==> flow/design.v <==
module adder_floating_point(
							input logic signed [31:0]  operand_normalized_ieee_a , operand_normalized_ieee_b , 
							output logic signed [31:0]  final_sum , 
							output logic zero ,
							output logic overflow ,
							output logic underflow ,
							input logic op 
							);
logic carrynan;
logic signed [24:0]  fraction_a , fraction_b ; 
logic signed [24:0] sum ; 
logic [7:0] exponent_a , exponent_b , positive_difference , biggest_exponent;
logic signB;
always_comb
	begin
	sum = 0;
	carrynan = 0;
	overflow = 0;
	underflow = 0;
	signB=op^operand_normalized_ieee_b[31];
		fraction_a [22:0] = operand_normalized_ieee_a [22:0] ;
		fraction_a[23] = 1 ;
		fraction_a[24] = 0 ;
		exponent_a = operand_normalized_ieee_a [30:23] ;
		fraction_b [22:0] = operand_normalized_ieee_b [22:0] ;
		fraction_b[23] = 1 ;
		fraction_b[24] = 0 ;
		exponent_b = operand_normalized_ieee_b [30:23] ;
	if(exponent_a >= exponent_b)
		begin	
			positive_difference = exponent_a - exponent_b;
			fraction_b >>>= positive_difference ;
			biggest_exponent = exponent_a ; 
		end
	else 
		begin
			positive_difference = exponent_b - exponent_a;
			fraction_a>>>= positive_difference ;
			biggest_exponent = exponent_b;
		end
		if (&exponent_a & ~&exponent_b)
			final_sum = operand_normalized_ieee_a ;
		else if (&exponent_b & ~&exponent_a)
			begin	
			final_sum[30:0] = operand_normalized_ieee_b[30:0] ;
			final_sum[31] = signB ;
			end
		else if (&exponent_a & &exponent_b )
			begin
					if (operand_normalized_ieee_a[31] != signB)
							final_sum = 32'b01111111100000000000000000000001 ;
						else 
							begin
								{carrynan,final_sum[22:0]} = fraction_a + fraction_b ;
								final_sum[31] = operand_normalized_ieee_a[31];
								final_sum [30:23] = biggest_exponent ;
								if(carrynan)
									final_sum = 32'b01111111100000000000000000000001 ;
							end
			end
		else if ((operand_normalized_ieee_a==0)&(operand_normalized_ieee_b==0))
						final_sum = 32'b0;
		else if ((~&exponent_a & ~&exponent_b) & (operand_normalized_ieee_a[22:0] == operand_normalized_ieee_b[22:0]) & (operand_normalized_ieee_a[31] != signB) & (exponent_a == exponent_b) )
						final_sum = 32'b0;
			else
				begin
if(operand_normalized_ieee_a[31]==signB)
begin
		sum = fraction_a + fraction_b;	
		final_sum[31]=operand_normalized_ieee_a[31];
		if (sum[24] == 1 )
		begin
			biggest_exponent= biggest_exponent + 1 ;
			sum=sum>>1;
end					
end
else
if (exponent_a > exponent_b)
begin
			sum = fraction_a - fraction_b;	
      final_sum[31]=operand_normalized_ieee_a[31];
end
else if (exponent_a < exponent_b)
  begin
		sum = fraction_b - fraction_a;	
final_sum[31]=signB;
end
else if (fraction_a>=fraction_b)
  begin
		sum=fraction_a - fraction_b;
    final_sum[31]=operand_normalized_ieee_a[31];
end
else
  begin
		sum=fraction_b - fraction_a;
	final_sum[31]=signB;
	end
        if (sum[23]==0)
        for(int i =0 ; i<=23;i=i+1)	
        begin
          if(sum[23]==0)
          begin
            if (biggest_exponent>=1) 
            begin	
            biggest_exponent=biggest_exponent-1;
            sum=sum<<1;
            end
          end
        end
 if (sum[24] == 1 )
		begin
			biggest_exponent= biggest_exponent + 1 ;
			sum=sum>>1;
			end     
final_sum[30:23]=biggest_exponent;
final_sum[22:0]=sum[22:0];
		end
if (biggest_exponent == 0)
			begin
			underflow = 1 ; 
			end
else if (biggest_exponent > 8'd254)
			begin
			overflow = 1 ;
			end
zero = (~|final_sum);
end
endmodule
module fp_adder_top (
    input  logic        clk,
    input  logic        rst,
    input  logic        start,
    input  logic [31:0] operand_normalized_ieee_a,
    input  logic [31:0] operand_normalized_ieee_b,
    input  logic        op,
    output logic [31:0] final_sum,
    output logic        finish,
    output logic        zero,
    output logic        overflow,
    output logic        underflow
);
  logic [31:0] a_q, b_q;
  logic        op_q, valid_q;
  logic [31:0] sum_d;
  logic        zero_d, overflow_d, underflow_d;
  always_ff @(posedge clk) begin
    a_q  <= operand_normalized_ieee_a;
    b_q  <= operand_normalized_ieee_b;
    op_q <= op;
    if (rst) valid_q <= 1'b0;
    else     valid_q <= start;
  end
  adder_floating_point u_add (
      .operand_normalized_ieee_a(a_q),
      .operand_normalized_ieee_b(b_q),
      .final_sum(sum_d),
      .zero(zero_d),
      .overflow(overflow_d),
      .underflow(underflow_d),
      .op(op_q)
  );
  always_ff @(posedge clk) begin
    final_sum <= sum_d;
    zero      <= zero_d;
    overflow  <= overflow_d;
    underflow <= underflow_d;
    if (rst) finish <= 1'b0;
    else     finish <= valid_q;
  end
endmodule
# Step by step through the tools: fp_adder_top
# The steps from the RTL of fp_adder_top to its reports follow in flow order.
# Line numbers count from 1 in the design file above.
# Library cell names are shortened.
# A cell with -- has no value.
dict set report design {
  design {fp_adder_top}
  clock_port {clk}
  library {sky130hd}
  corner {tt_025C_1v80}
}

# Elaborated design
# Yosys after proc, flatten, opt, wreduce and memory -nomap, before mapping. Enables and synchronous resets that opt folds into registers are not counted as muxes. Memory bits, and registers merged into a memory's read port (data or address), are not among the register bits. Print and check cells are not counted. Equal cells are merged and count once.
dict set report word_totals {
  register_bits 102
  input_bits 68
  output_inout_bits 36
  word_cells 518
}
dict set report op_classes {
  addsub 31
  cmp 29
  eq_ne 4
  shifts 2
  mux 425
  logic 9
  reduce_logical 9
}
# cell n
set op_table {}
lappend op_table {{25-bit two-way mux} 202}
lappend op_table {{8-bit two-way mux} 206}
lappend op_table {{8-bit by 1-bit subtractor with 8-bit output with constant B} 24}
lappend op_table {{8-bit by 1-bit greater-or-equal comparator with 1-bit output with constant B} 24}
lappend op_table {{32-bit two-way mux} 5}
lappend op_table {{32-bit zero test} 2}
lappend op_table {{25-bit subtractor} 2}
lappend op_table {{25-bit by 8-bit >>> shifter with 25-bit output} 2}
lappend op_table {{23-bit two-way mux} 2}
lappend op_table {{32-bit OR reduction} 1}
lappend op_table {{31-bit two-way mux} 1}
lappend op_table {{25-bit adder} 1}
lappend op_table {{25-bit greater-or-equal comparator} 1}
lappend op_table {{24-bit two-way mux} 1}
lappend op_table {{23-bit == test} 1}
lappend op_table {{8-bit by 1-bit adder with 8-bit output with constant B} 2}
lappend op_table {{8-bit subtractor} 2}
lappend op_table {{8-bit AND reduction} 2}
lappend op_table {{1-bit AND} 8}
lappend op_table {{8-bit greater-or-equal comparator} 1}
lappend op_table {{8-bit > comparator} 1}
lappend op_table {{8-bit < comparator} 1}
lappend op_table {{8-bit > comparator with constant B} 1}
lappend op_table {{8-bit == test} 1}
lappend op_table {{8-bit zero test} 1}
lappend op_table {{1-bit two-way mux} 8}
lappend op_table {{1-bit zero test} 3}
lappend op_table {{1-bit == test} 1}
# Not listed: further kinds 2, cells in them 2.

# Depth
# Depth = most cells in a row (Yosys ltp): at word level without a register or memory, in the mapped netlist without a sequential cell, where the memories' decode and read muxes count.
dict set report logic_depth {
  ltp_word 235
  ABC_AREA 0
  ltp_mapped 210
  depth_no_buf 194
}

# After synthesis
# The flow's flattened synthesis, as Yosys stat reports it; memories are mapped. The netlist is that of the ABC_AREA named above (0 if unset); the other value can give another one.
dict set report mapped {
  mapped_cells 4446
  synth_area_um2 30755.7
  seqArea_um2 2042.0
  ff_cells 102
  buffers 231
}
# cell_type n
set types {}
lappend types {mux2i_1 295}
lappend types {dfxtp_1 102}
lappend types {a21oi_1 390}
lappend types {nand2_1 518}
lappend types {nor2_1 498}
lappend types {ha_1 135}
lappend types {o21ai_0 278}
lappend types {xnor2_1 104}
lappend types {mux2_2 75}
lappend types {inv_1 172}
lappend types {nor3_1 122}
lappend types {nand3_1 97}
lappend types {clkbuf_1 112}
lappend types {a211oi_1 54}
lappend types {o211ai_1 46}
lappend types {a31oi_1 55}
lappend types {nand4_1 51}
lappend types {a21o_1 42}
# Other cell types: 162; their cells: 1300.
# By module: a second synthesis without flattening, with its own total; a netlist apart from the flattened one above.
dict set report hier_totals {
  hier_cells 4389
  area_unflattened_um2 29693.5
}
# Rows give one instance, submodules left out.
# mod instances n_cells area_um2 seq_area_um2
set by_module {}
lappend by_module {adder_floating_point 1 4285 27639.0 0.0}
lappend by_module {fp_adder_top 1 104 2054.5 2042.0}

# Timing after synthesis
# OpenSTA on the mapped netlist: ideal clock, no wires. The path of least setup slack (recovery checks aside). Input and output delay are each 20% of the period. Register names are those of the netlist, which keeps one name where synthesis merged equal registers.
dict set report synth_timing {
  path_type {reg2reg}
  startpoint {register a_q[26]}
  endpoint {register zero}
  clock_period_ns 40.0
  launch_ns 0.000
  arrival_time_ns 43.340
  setup_slack_ns -3.427
  path_delay_ns 43.428
  path_stages 200
  path_buffers 21
  synth_period_reached_ns 43.427
}
# "path_delay_ns" = arrival - input delay + setup time.
# "path_stages" counts driving pins, that of a launching flip-flop among them; a cell with two outputs on the path counts twice.
# "synth_period_reached_ns" is the clock period less the worst setup slack; recovery checks do not enter. This is arithmetic on one report: input and output delays are still those of the set period (20% each).
# Between the ends stands the longest chain of elaborated cells between them, by number of cells; it is not shown to be the way that was timed. Of several equally long chains one is given.
# A line is the first line of the expression or statement that the cell stems from. Yosys adds cells for indexed reads and writes and turns some case tables into memories.
dict set report synth_between {
  cell_sequence {dfxtp_1 > clkbuf_1 > inv_1 > ha_1 > a21oi_2 > a31oi_2 > nor2_2 > clkbuf_1 > buf_1 > clkbuf_1 > mux2i_1 > o211ai_1 > o21ai_0 > nor2_1 > a21oi_1 > a211oi_1 > o21bai_1 > o21ai_0 > (+164 left out) > o2111ai_1 > o41ai_4 > xnor2_1 > inv_1 > ha_1 > nor3_1 > o211ai_2 > and4bb_1 > nor2_2 > xnor2_1 > a21oi_1 > ha_1 > nand2_1 > xnor2_1 > a2111oi_0 > nor4bb_1 > nand4b_1 > nor4_2}
  elab_chain_len 235
}
# element line
set synth_lines {}
lappend synth_lines {{start, declared} 142} ;# logic [31:0] a_q, b_q;
lappend synth_lines {{start, assigned} 147} ;# a_q  <= operand_normalized_ieee_a;
lappend synth_lines {{8-bit subtractor} 37} ;# positive_difference = exponent_b - exponent_a;
lappend synth_lines {{25-bit by 8-bit >>> shifter with 25-bit output} 38} ;# fraction_a>>>= positive_difference ;
lappend synth_lines {{25-bit two-way mux} 29} ;# if(exponent_a >= exponent_b)
lappend synth_lines {{25-bit adder} 69} ;# sum = fraction_a + fraction_b;
lappend synth_lines {{8-bit two-way mux} 71} ;# if (sum[24] == 1 )
lappend synth_lines {{8-bit two-way mux} 67} ;# if(operand_normalized_ieee_a[31]==signB)
lappend synth_lines {{8-bit two-way mux} 63} ;# else if ((~&exponent_a & ~&exponent_b) & (operand_normalized_ieee_a[22:0] == operand_normalized_ieee_b[22:0]) ...
lappend synth_lines {{(+221 left out)} --}
lappend synth_lines {{8-bit two-way mux} 63}
lappend synth_lines {{32-bit two-way mux} 61} ;# else if ((operand_normalized_ieee_a==0)&(operand_normalized_ieee_b==0))
lappend synth_lines {{32-bit two-way mux} 48} ;# else if (&exponent_a & &exponent_b )
lappend synth_lines {{31-bit two-way mux} 43} ;# else if (&exponent_b & ~&exponent_a)
lappend synth_lines {{32-bit two-way mux} 41} ;# if (&exponent_a & ~&exponent_b)
lappend synth_lines {{32-bit OR reduction} 126} ;# zero = (~|final_sum);
lappend synth_lines {{1-bit zero test} 126}
lappend synth_lines {{end, assigned} 164} ;# zero      <= zero_d;
lappend synth_lines {{end, declared} 138} ;# output logic        zero,

# Path in the finished layout
# From the final timing report of entry A: the path of least setup slack in the routed layout; clock arrival at registers is part of the times.
dict set report layout_timing {
  path_type {reg2reg}
  startpoint {register a_q[23]}
  endpoint {register zero}
  clock_period_ns 38.9
  launch_ns 0.36
  arrival_time_ns 38.35
  setup_slack_ns 0.83
  path_stages 181
  path_buffers 8
}
# Between the ends stands the longest chain of elaborated cells between them, by number of cells; it is not shown to be the way that was timed. Of several equally long chains one is given.
dict set report layout_between {
  cell_sequence {dfxtp_1 > inv_1 > ha_1 > fa_1 > nand3b_1 > a31oi_4 > nor2_4 > buf_12 > mux2i_1 > mux2i_1 > mux2i_1 > nor3_1 > a21oi_1 > a211oi_1 > o21bai_1 > o21a_1 > inv_1 > ha_1 > (+145 left out) > inv_1 > o2111ai_2 > o41ai_4 > buf_6 > xnor2_2 > inv_1 > ha_1 > nor3_2 > o211ai_2 > and4bb_4 > buf_4 > nor3_1 > a221oi_1 > mux2i_1 > o21ai_1 > o211ai_1 > or4_4 > nor4_2}
  elab_chain_len 235
}
# element line
set layout_lines {}
lappend layout_lines {{start, declared} 142} ;# logic [31:0] a_q, b_q;
lappend layout_lines {{start, assigned} 147} ;# a_q  <= operand_normalized_ieee_a;
lappend layout_lines {{8-bit subtractor} 37} ;# positive_difference = exponent_b - exponent_a;
lappend layout_lines {{25-bit by 8-bit >>> shifter with 25-bit output} 38} ;# fraction_a>>>= positive_difference ;
lappend layout_lines {{25-bit two-way mux} 29} ;# if(exponent_a >= exponent_b)
lappend layout_lines {{25-bit adder} 69} ;# sum = fraction_a + fraction_b;
lappend layout_lines {{8-bit two-way mux} 71} ;# if (sum[24] == 1 )
lappend layout_lines {{8-bit two-way mux} 67} ;# if(operand_normalized_ieee_a[31]==signB)
lappend layout_lines {{8-bit two-way mux} 63} ;# else if ((~&exponent_a & ~&exponent_b) & (operand_normalized_ieee_a[22:0] == operand_normalized_ieee_b[22:0]) ...
lappend layout_lines {{(+221 left out)} --}
lappend layout_lines {{8-bit two-way mux} 63}
lappend layout_lines {{32-bit two-way mux} 61} ;# else if ((operand_normalized_ieee_a==0)&(operand_normalized_ieee_b==0))
lappend layout_lines {{32-bit two-way mux} 48} ;# else if (&exponent_a & &exponent_b )
lappend layout_lines {{31-bit two-way mux} 43} ;# else if (&exponent_b & ~&exponent_a)
lappend layout_lines {{32-bit two-way mux} 41} ;# if (&exponent_a & ~&exponent_b)
lappend layout_lines {{32-bit OR reduction} 126} ;# zero = (~|final_sum);
lappend layout_lines {{1-bit zero test} 126}
lappend layout_lines {{end, assigned} 164} ;# zero      <= zero_d;
lappend layout_lines {{end, declared} 138} ;# output logic        zero,

Subject: flow runs of fp_adder_top

Hi,

3 stored runs of fp_adder_top in the flow (synthesis by Yosys, layout by OpenROAD, sky130hd cells), in arbitrary order. Constraints: input delay and output delay 20% of the set period each, output load 0.01 pF.
"achieved_clock_period_ns": clock period set for the run, less the worst setup slack. It is reckoned from that one timing run; input and output delays stay at 20% of the period that was set.

# entry A
==> flow/run.sh <==
#!/bin/bash
# the make line also repeats the synthesis and layout settings of config.mk as NAME=value (left out here)
make -C /OpenROAD-flow-scripts/flow DESIGN_CONFIG=/design/flow/config.mk WORK_HOME=/design/flow/orfs CLKGATE_MAP_FILE= finish
==> flow/config.mk <==
export PLATFORM = sky130hd
export DESIGN_NAME = fp_adder_top
export DESIGN_NICKNAME = fp_adder_top
export VERILOG_FILES = /design/flow/design.v
export SDC_FILE = /design/flow/constraint.sdc
export NUM_CORES = 4
export LEC_CHECK = 0
export CAP_MARGIN = 20
export CORE_MARGIN = 2
export CORE_UTILIZATION = 40
export SETUP_SLACK_MARGIN = -1.35
export SLEW_MARGIN = 20
==> flow/constraint.sdc <==
create_clock -name core_clock -period 38.9 [get_ports {clk}]
set_input_delay 7.7800 -clock core_clock [delete_from_list [all_inputs] [get_ports {clk}]]
set_output_delay 7.7800 -clock core_clock [all_outputs]
set_load 0.01 [all_outputs]

==> entry A: results <==
synthArea_um2=30755.7
die_footprint_um2=79124.1
layout_stdcell_area_um2=34993.6
final_util_pct=46.0
setup_worst_slack_ns=0.834
tns_ns=0.000
timing.hold.ws_ns=0.441
achieved_clock_period_ns=38.066

# entry B
==> flow/run.sh <==
#!/bin/bash
# the make line also repeats the synthesis and layout settings of config.mk as NAME=value (left out here)
make -C /OpenROAD-flow-scripts/flow DESIGN_CONFIG=/design/flow/config.mk WORK_HOME=/design/flow/orfs CLKGATE_MAP_FILE= finish
==> flow/config.mk <==
export PLATFORM = sky130hd
export DESIGN_NAME = fp_adder_top
export DESIGN_NICKNAME = fp_adder_top
export VERILOG_FILES = /design/flow/design.v
export SDC_FILE = /design/flow/constraint.sdc
export NUM_CORES = 4
export LEC_CHECK = 0
export ABC_AREA = 1
export CAP_MARGIN = 25
export CELL_PAD_IN_SITES_DETAIL_PLACEMENT = 0
export CELL_PAD_IN_SITES_GLOBAL_PLACEMENT = 0
export CORE_ASPECT_RATIO = 1.99
export CORE_MARGIN = 5
export CORE_UTILIZATION = 46
export CTS_CLUSTER_DIAMETER = 142
export CTS_CLUSTER_SIZE = 12
export GPL_ROUTABILITY_DRIVEN = 0
export MAX_ROUTING_LAYER = met5
export PLACE_DENSITY = 0.42
export SLEW_MARGIN = 5
export TNS_END_PERCENT = 30
==> flow/constraint.sdc <==
create_clock -name core_clock -period 23.9 [get_ports {clk}]
set_input_delay 4.7800 -clock core_clock [delete_from_list [all_inputs] [get_ports {clk}]]
set_output_delay 4.7800 -clock core_clock [all_outputs]
set_load 0.01 [all_outputs]

==> entry B: results <==
synthArea_um2=27103.5
die_footprint_um2=64165.1
layout_stdcell_area_um2=42310.6
final_util_pct=72.5
setup_worst_slack_ns=-2.088
tns_ns=-59.283
timing.hold.ws_ns=0.409
achieved_clock_period_ns=25.988

# entry C
==> flow/run.sh <==
#!/bin/bash
# the make line also repeats the synthesis and layout settings of config.mk as NAME=value (left out here)
make -C /OpenROAD-flow-scripts/flow DESIGN_CONFIG=/design/flow/config.mk WORK_HOME=/design/flow/orfs CLKGATE_MAP_FILE= finish
==> flow/config.mk <==
export PLATFORM = sky130hd
export DESIGN_NAME = fp_adder_top
export DESIGN_NICKNAME = fp_adder_top
export VERILOG_FILES = /design/flow/design.v
export SDC_FILE = /design/flow/constraint.sdc
export NUM_CORES = 4
export LEC_CHECK = 0
export ABC_AREA = 1
export CAP_MARGIN = 25
export CELL_PAD_IN_SITES_DETAIL_PLACEMENT = 2
export CELL_PAD_IN_SITES_GLOBAL_PLACEMENT = 0
export CORE_ASPECT_RATIO = 1.99
export CORE_MARGIN = 5
export CORE_UTILIZATION = 32
export CTS_CLUSTER_SIZE = 12
export GPL_ROUTABILITY_DRIVEN = 0
export PLACE_DENSITY = 0.42
export SLEW_MARGIN = 20
==> flow/constraint.sdc <==
create_clock -name core_clock -period 36.2 [get_ports {clk}]
set_input_delay 7.2400 -clock core_clock [delete_from_list [all_inputs] [get_ports {clk}]]
set_output_delay 7.2400 -clock core_clock [all_outputs]
set_load 0.01 [all_outputs]

==> entry C: results <==
synthArea_um2=27103.5
die_footprint_um2=90966.0
layout_stdcell_area_um2=30183.9
final_util_pct=35.9
setup_worst_slack_ns=2.408
tns_ns=0.000
timing.hold.ws_ns=0.410
achieved_clock_period_ns=33.792

Regards
